==> flow/design.v <==
module instruction_decoder (
    input  logic [31:0] instr,
    output logic is_set_height,
    output logic is_set_weight,
    output logic is_calc_bmi,
    output logic is_calc_bmr,
    output logic [31:25] funct7,  
    output logic [31:20] imm,  
    output logic [24:20] rs2,    
    output logic [19:15] rs1,   
    output logic [11:7] rd  
);
    logic [6:0] opcode;
    assign opcode = instr[6:0];
    logic [14:12] w_h;
    assign w_h = instr[14:12];
    assign is_set_height = (opcode == 7'b0001011) & (w_h == 3'b000);
    assign is_set_weight = (opcode == 7'b0001011) & (w_h == 3'b001);
    assign is_calc_bmi   = (opcode == 7'b0001101);
    assign is_calc_bmr   = (opcode == 7'b0001110);
    assign imm = instr[31:20];
    assign rd = instr[11:7];
    assign rs2 = instr[24:20];
    assign rs1 = instr[19:15];
    assign funct7 = (is_calc_bmr)?instr[31:25]:7'b0;
endmodule
module memory (
    input  logic        clk,
    input  logic        reset,
    input  logic        we_height,
    input  logic        we_weight,
    input  logic [4:0]  user_index,
    input  logic [31:0] data_in,
    output logic [31:0] height_out,
    output logic [31:0] weight_out
);
    reg [31:0] mem_height [0:31];
    reg [31:0] mem_weight [0:31];
    always @(posedge clk or posedge reset) begin
         if (reset) begin
           for (int i = 0; i < 32; i++) begin
                mem_height[i] <= 32'd0;     
                mem_weight[i] <= 32'd0;      
            end
        end else begin
            if (we_height) mem_height[user_index] <= data_in;
            if (we_weight) mem_weight[user_index] <= data_in;
        end
    end
    assign height_out = mem_height[user_index];
    assign weight_out = mem_weight[user_index];
endmodule
module alu (
    input logic is_calc_bmi,
    input logic is_calc_bmr,
    input logic [31:0] height,   
    input logic [31:0] weight,   
    input logic [6:0] funct7,    
    output logic [31:0] result
);
    logic [31:0] bmi;
    logic [31:0] bmr;
    logic [31:0] height_mm;
    logic [31:0] height_m2;
    logic [31:0] weight_x10000;  
    logic [5:0] age;
    logic gender;  
    assign gender = funct7[6];
    assign age = funct7[5:0];
    always@(*)begin
        height_mm = height * 10;  
        height_m2 = (height_mm * height_mm) / 10000;  
        weight_x10000 = weight * 10000;
        bmi = 0;
        bmr = 0;
        if (is_calc_bmi) begin
            if (height_m2 != 0)
                bmi = weight_x10000 / height_m2;   
            else
                bmi = 0;
            result = bmi;
        end
        else if (is_calc_bmr) begin
            bmr = (10 * weight) + (625 * height / 100) - (5 * age);
            if (gender)
                bmr = bmr + 5;
            else
                bmr = bmr - 161;
            result = bmr;
        end
        else begin
            result = 0;   
        end
    end
endmodule
module top (
    input  logic        clk,
    input  logic        reset,
    input  logic [31:0] instr,
    output logic [31:0] result
);
    logic is_set_height;
    logic is_set_weight;
    logic is_calc_bmi;
    logic is_calc_bmr;
    logic [31:25] gender_age;
    logic [31:20] imm;  
    logic [24:20] rs2;    
    logic [19:15] rs1;   
    logic [11:7] rd;  
    logic [31:0] height_out;
    logic [31:0] weight_out;
    logic [31:0] alu_result;
    logic [4:0]  user_index;
    instruction_decoder u_decoder(.instr(instr),
        .is_set_height(is_set_height),
        .is_set_weight(is_set_weight),
        .is_calc_bmi(is_calc_bmi),
        .is_calc_bmr(is_calc_bmr),
        .funct7(gender_age),  
        .imm(imm),  
        .rs2(rs2),    
        .rs1(rs1),   
        .rd(rd)  
        );
    logic [31:0] imm_extended;
    assign imm_extended = {{20{imm[31]}}, imm};  
    assign user_index = (is_set_height | is_set_weight) ? rd : rs1;
    memory user_memory(.clk(clk),
        .reset(reset),
        .we_height(is_set_height),
        .we_weight(is_set_weight),
        .user_index(user_index),
        .data_in(imm_extended),
        .height_out(height_out),
        .weight_out(weight_out));
    alu health_alu (
        .is_calc_bmi(is_calc_bmi),
        .is_calc_bmr(is_calc_bmr),
        .height(height_out),
        .weight(weight_out),
        .funct7(gender_age),
        .result(alu_result)
    );
    always @(posedge clk or posedge reset) begin
        if (reset)
            result <= 32'd0;
        else
            result <= alu_result;
    end
endmodule
**Step by step through the tools: top**

Tool output for the design above, in the order of the flow.
Lines are those of the file above, counted from 1.
Library cell names are shortened.
The mark n/a stands for no value.

- Top: top
- Clock: clk
- Library: sky130hd
- Corner: tt_025C_1v80

**Elaborated design**

Yosys after proc, flatten, opt, wreduce and memory -nomap, before mapping. Enables and synchronous resets that opt folds into registers are not counted as muxes. Print and check cells are not counted. Equal cells are merged and count once.

- Register bits after elaboration: 800
- Bits in latches: 0
- RAM bits: 0
- ROM bits: 0
- Clocked read ports x word width: 0
- Memories: 0
- Bits of input ports: 34
- Output and inout bits: 32
- Cells after elaboration: 191

- Add/subtract/negate cells: 4
- Multiply operators: 6
- Div/mod/pow operators: 3
- Order comparisons: 0
- Equality and inequality tests: 35
- Shifts and indexed selects: 0
- Multiplexer cells: 8
- Bitwise logic cells: 3
- Reductions and logical operators: 67

Operators by type and width:

| cell | count |
|---|---|
| case mux 32 bit (select 32 bit) | 2 |
| divider 32 x 32 -> 32 bit | 1 |
| multiplier 31 x 31 -> 30 bit | 1 |
| divider 32 x 14 -> 32 bit (second input constant) | 1 |
| multiplier 10 x 32 -> 32 bit (first input constant) | 1 |
| multiplier 32 x 10 -> 28 bit (second input constant) | 1 |
| divider 32 x 7 -> 32 bit (second input constant) | 1 |
| AND reduction 2 bit | 64 |
| 2-to-1 mux 32 bit | 4 |
| multiplier 3 x 32 -> 31 bit (first input constant) | 1 |
| multiplier 32 x 3 -> 31 bit (second input constant) | 1 |
| == test 5 bit (second input constant) | 16 |
| == test 5 x 4 -> 1 bit (second input constant) | 8 |
| adder 32 x 3 -> 32 bit (second input constant) | 1 |
| adder 32 bit | 1 |
| subtractor 32 bit | 1 |
| subtractor 32 x 8 -> 32 bit (second input constant) | 1 |
| nonzero test 32 bit | 1 |
| multiplier 3 x 6 -> 9 bit (first input constant) | 1 |
| == test 7 x 4 -> 1 bit (second input constant) | 3 |
| == test 5 x 3 -> 1 bit (second input constant) | 4 |
| == test 5 x 2 -> 1 bit (second input constant) | 2 |
| 2-to-1 mux 7 bit | 1 |
| == test 5 x 1 -> 1 bit (second input constant) | 1 |
| logical NOT 5 bit | 1 |
| 2-to-1 mux 5 bit | 1 |
| == test 3 x 1 -> 1 bit (second input constant) | 1 |
| logical NOT 3 bit | 1 |

Other operator kinds: 2; their cells: 3.

**Logic depth**

Longest topological path by Yosys (ltp), each cell counted once; first at word level (registers and memories cut), then after technology mapping (sequential cells cut; the memories' decode and read muxes count).

- Word-level depth: 14
- ABC_AREA: 0
- Depth in mapped cells: 1085
- Depth with buffers taken out: 995

**Mapped cells and area**

Yosys stat after the flow's synthesis: flattened, memories mapped to cells. It holds for the ABC_AREA given above (unset counts as 0); a run with the other value may have another netlist.
Totals and module areas in this step are rounded.

- Cell count: 13052
- Chip area (Yosys): 0.111 mm^2
- Area of sequential cells: 0.02 mm^2
- Flip-flop cells: 800
- Buffer cells: 541

Cell types:

| type | count | area in all (um^2) |
|---|---|---|
| dfrtp_1 | 800 | 20019.2 |
| ha_1 | 1056 | 1.32E+04 |
| mux2_2 | 881 | 9.92E+03 |
| fa_1 | 396 | 7.93E+03 |
| xnor2_1 | 662 | 5.8E+03 |
| a21oi_1 | 1093 | 5.47E+03 |
| nor2_1 | 1052 | 3.95E+03 |
| inv_1 | 1033 | 3.88E+03 |
| nand2_1 | 809 | 3.04E+03 |
| xor2_1 | 274 | 2.4E+03 |
| a21o_1 | 310 | 2.33E+03 |
| o21ai_0 | 408 | 2.04E+03 |
| o21bai_1 | 244 | 1.83E+03 |
| nand3_1 | 278 | 1.39E+03 |
| nor3_1 | 278 | 1.39E+03 |
| clkbuf_1 | 367 | 1.38E+03 |
| mux2i_1 | 121 | 1.21E+03 |
| o21a_1 | 153 | 1.15E+03 |

Not listed: further types 171, cells in them 2837.
By module: a second synthesis without flattening, with its own total; a netlist apart from the flattened one above.

- Cell total of the unflattened synthesis: 16584
- Area total of the unflattened synthesis: 0.166 mm^2

Each row is one instance without its submodules.

By module:

| module | instances | cells | area (mm^2) | seq. area (mm^2) |
|---|---|---|---|---|
| memory | 1 | 6917 | 0.0916 | 0.0512 |
| alu | 1 | 9574 | 0.0728 | 0 |
| top | 1 | 39 | 0.000872 | 0.000801 |
| instruction_decoder | 1 | 54 | 0.000444 | 0 |

**Worst setup path after synthesis**

Source: OpenSTA report_checks on the synthesized netlist (no wires, ideal clock, input and output delay 20% of the period each), path of least setup slack; recovery checks are left aside. Register names are those of the netlist, which keeps one name where synthesis merged equal registers.

- Kind: in2reg
- From: input instr[5]
- To: register result[0]
- Clock period: 250.0 ns
- Input delay: 50.000 ns
- Library setup time: 0.144 ns
- Launch time at the first pin: 50.000 ns
- Arrival: 233.604 ns
- Data required time: 249.856 ns
- Setup slack: 16.252 ns
- Delay of the path: 183.748 ns
- Driving pins on the path: 1032
- Path buffers: 103
- Synthesis period reached: 233.748 ns

"delay of the path" is the arrival time less input delay plus setup time.
"driving pins on the path": output pins that drive a net of the path, with the launching flip-flop's if there is one; two outputs of one cell count as two.
"synthesis period reached" is the clock period less the worst setup slack; recovery checks do not enter. This is arithmetic on one report: input and output delays are still those of the set period (20% each).
The rows between start and end are the longest chain of elaborated cells between them; the timing report does not say that the signal goes this way. Where chains are equally long, one stands for them.
Each line given opens the expression or statement behind the cell; cells for indexed reads and writes are added by Yosys, which also makes memories of some case tables.

- Path through: or4b_1 -> nor3_2 -> clkbuf_1 -> buf_2 -> clkbuf_1 -> o21ai_0 -> nand2_1 -> clkbuf_1 -> buf_1 -> buf_1 -> buf_1 -> nor2_1 -> a21oi_1 -> ha_1 -> ha_1 -> a21oi_1 -> o21bai_1 -> a21oi_1 -> (+996 left out) -> buf_8 -> nor2_2 -> a21oi_1 -> ha_1 -> a21oi_1 -> nor2b_1 -> o21ai_0 -> nand2b_1 -> a21oi_1 -> nor2b_1 -> o21ai_0 -> nand2b_1 -> a21oi_1 -> o21ai_0 -> o2111ai_1 -> o21ai_0 -> o32ai_1 -> a22oi_1
- Cells in the longest elaborated chain: 14
- Elaborated cells on any way between the ends: 59
- Those cells by class: add/sub: 4; mul: 5; div: 3; eq/ne: 34; mux: 8; logic: 3; reduce/logical: 2

RTL lines, path post-synthesis:

| item | line | text |
|---|---|---|
| start, declared | 99 | `input  logic [31:0] instr,` |
| == test 7 x 4 -> 1 bit | 17 | `assign is_set_height = (opcode == 7'b0001011) & (w_h == 3'b000);` |
| AND 1 bit | 17 |  |
| bitwise OR 1 bit | 128 | `assign user_index = (is_set_height \| is_set_weight) ? rd : rs1;` |
| 2-to-1 mux 5 bit | 128 |  |
| == test 5 bit | 50 | `assign height_out = mem_height[user_index];` |
| case mux 32 bit (select 32 bit) | 50 |  |
| multiplier 10 x 32 -> 32 bit | 84 | `bmr = (10 * weight) + (625 * height / 100) - (5 * age);` |
| divider 32 x 7 -> 32 bit | 84 |  |
| adder 32 bit | 84 |  |
| subtractor 32 bit | 84 |  |
| subtractor 32 x 8 -> 32 bit | 88 | `bmr = bmr - 161;` |
| 2-to-1 mux 32 bit | 85 | `if (gender)` |
| 2-to-1 mux 32 bit | 83 | `else if (is_calc_bmr) begin` |
| 2-to-1 mux 32 bit | 76 | `if (is_calc_bmi) begin` |
| end, assigned | 147 | `result <= 32'd0;` |
| end, assigned | 149 | `result <= alu_result;` |
| end, declared | 100 | `output logic [31:0] result` |

**Path in the finished layout**

From the final timing report of entry B: the path of least setup slack in the routed layout; clock arrival at registers is part of the times.

- Kind: in2reg
- From: input instr[6]
- To: register result[0]
- Clock period: 250.0 ns
- Input delay: 50.00 ns
- Library setup time: 0.14 ns
- Launch time at the first pin: 50.00 ns
- Arrival: 233.03 ns
- Data required time: 250.63 ns
- Setup slack: 17.60 ns
- Driving pins on the path: 951
- Path buffers: 16

The rows between start and end are the longest chain of elaborated cells between them; the timing report does not say that the signal goes this way. Where chains are equally long, one stands for them.

- Path through: clkdlybuf4s50_1 -> or4b_4 -> or3_4 -> nand3_1 -> nand2_1 -> buf_4 -> a22oi_1 -> o2111ai_1 -> a2111oi_1 -> a21oi_1 -> buf_4 -> ha_1 -> ha_1 -> a21oi_2 -> o21bai_1 -> a21oi_2 -> o21bai_1 -> a21oi_2 -> (+915 left out) -> o21bai_1 -> a21oi_2 -> nand4_4 -> mux2_4 -> ha_1 -> nor2b_1 -> o21ai_0 -> nand2b_1 -> a21oi_1 -> nor2b_1 -> o21ai_0 -> nand2b_1 -> a21oi_1 -> o21ai_0 -> o2111ai_1 -> o21ai_0 -> o32ai_1 -> a22oi_1
- Cells in the longest elaborated chain: 14
- Elaborated cells on any way between the ends: 59
- Those cells by class: add/sub: 4; mul: 5; div: 3; eq/ne: 34; mux: 8; logic: 3; reduce/logical: 2

RTL lines, path post-layout:

| item | line | text |
|---|---|---|
| start, declared | 99 | `input  logic [31:0] instr,` |
| == test 7 x 4 -> 1 bit | 17 | `assign is_set_height = (opcode == 7'b0001011) & (w_h == 3'b000);` |
| AND 1 bit | 17 |  |
| bitwise OR 1 bit | 128 | `assign user_index = (is_set_height \| is_set_weight) ? rd : rs1;` |
| 2-to-1 mux 5 bit | 128 |  |
| == test 5 bit | 50 | `assign height_out = mem_height[user_index];` |
| case mux 32 bit (select 32 bit) | 50 |  |
| multiplier 10 x 32 -> 32 bit | 84 | `bmr = (10 * weight) + (625 * height / 100) - (5 * age);` |
| divider 32 x 7 -> 32 bit | 84 |  |
| adder 32 bit | 84 |  |
| subtractor 32 bit | 84 |  |
| subtractor 32 x 8 -> 32 bit | 88 | `bmr = bmr - 161;` |
| 2-to-1 mux 32 bit | 85 | `if (gender)` |
| 2-to-1 mux 32 bit | 83 | `else if (is_calc_bmr) begin` |
| 2-to-1 mux 32 bit | 76 | `if (is_calc_bmi) begin` |
| end, assigned | 147 | `result <= 32'd0;` |
| end, assigned | 149 | `result <= alu_result;` |
| end, declared | 100 | `output logic [31:0] result` |

Wiki page: top / flow data

Measured data: module top, platform sky130hd, 4 stored runs of the flow under differing settings, order arbitrary. Input and output delays are each 20% of the period that was set; the output load is 0.01 pF.
By "achieved period" is meant the clock period of the run minus its worst setup slack. This is arithmetic on one report: input and output delays are still those of the set period (20% each).
"time on the worst setup path" = time allowed to the worst setup path (clock period - input delay - output delay, where it has them) - its slack; a late launch clock adds to it, a late capture clock takes from it.
Measured values are rounded.
A setting shown as . is not set for that run.
A result given as . is not shown for that run.

| name | entry A | entry B | entry C | entry D |
|---|---|---|---|---|
| ABC_AREA | 1 | . | . | 1 |
| CAP_MARGIN | 25 | 20 | 20 | 25 |
| CELL_PAD_IN_SITES_DETAIL_PLACEMENT | 0 | 1 | . | 1 |
| CELL_PAD_IN_SITES_GLOBAL_PLACEMENT | 0 | . | . | 0 |
| CORE_ASPECT_RATIO | 1.14 | . | . | 0.63 |
| CORE_UTILIZATION | 43 | 40 | 40 | 43 |
| CTS_CLUSTER_DIAMETER | 399 | . | . | 399 |
| GPL_ROUTABILITY_DRIVEN | 0 | . | . | . |
| GPL_TIMING_DRIVEN | 1 | . | . | 0 |
| MAX_ROUTING_LAYER | met4 | . | . | met4 |
| MIN_ROUTING_LAYER | met2 | . | . | . |
| PLACE_DENSITY | 0.91 | . | . | 0.91 |
| SETUP_SLACK_MARGIN | -1.6 | 5.0 | . | -1.6 |
| SLEW_MARGIN | 10 | 20 | 20 | 20 |
| TNS_END_PERCENT | 80 | . | . | 80 |
| period_ns | 143.0 | 250.0 | 240.0 | 143.0 |
| CORE_MARGIN | 2 | 2 | 2 | 2 |
| HOLD_SLACK_MARGIN | . | 0.2 | . | . |
| time on the worst setup path (ns) | . | 182.40 | 178.34 | . |
| class of the worst setup path | . | in2reg | in2reg | . |
| achieved period (ns) | . | 232.404 | 226.337 | . |
| summed negative setup slack (ns) | . | 0.000 | 0.000 | . |
| chip area in the Yosys report (mm^2) | . | 0.111 | 0.111 | . |
| standard-cell area of the final layout (mm^2) | . | 0.121 | 0.121 | . |
| utilization after layout (%) | . | 43.8 | 43.8 | . |
| worst hold slack in the final report (ns) | . | 0.504 | 0.504 | . |
| die outline area (mm^2) | . | 0.281 | 0.281 | . |
| setup slack of the worst path (ns) | . | 17.6 | 13.7 | . |

Entry A: no results, routing failed with GRT-0116
Entry D: no results, routing failed with GRT-0228
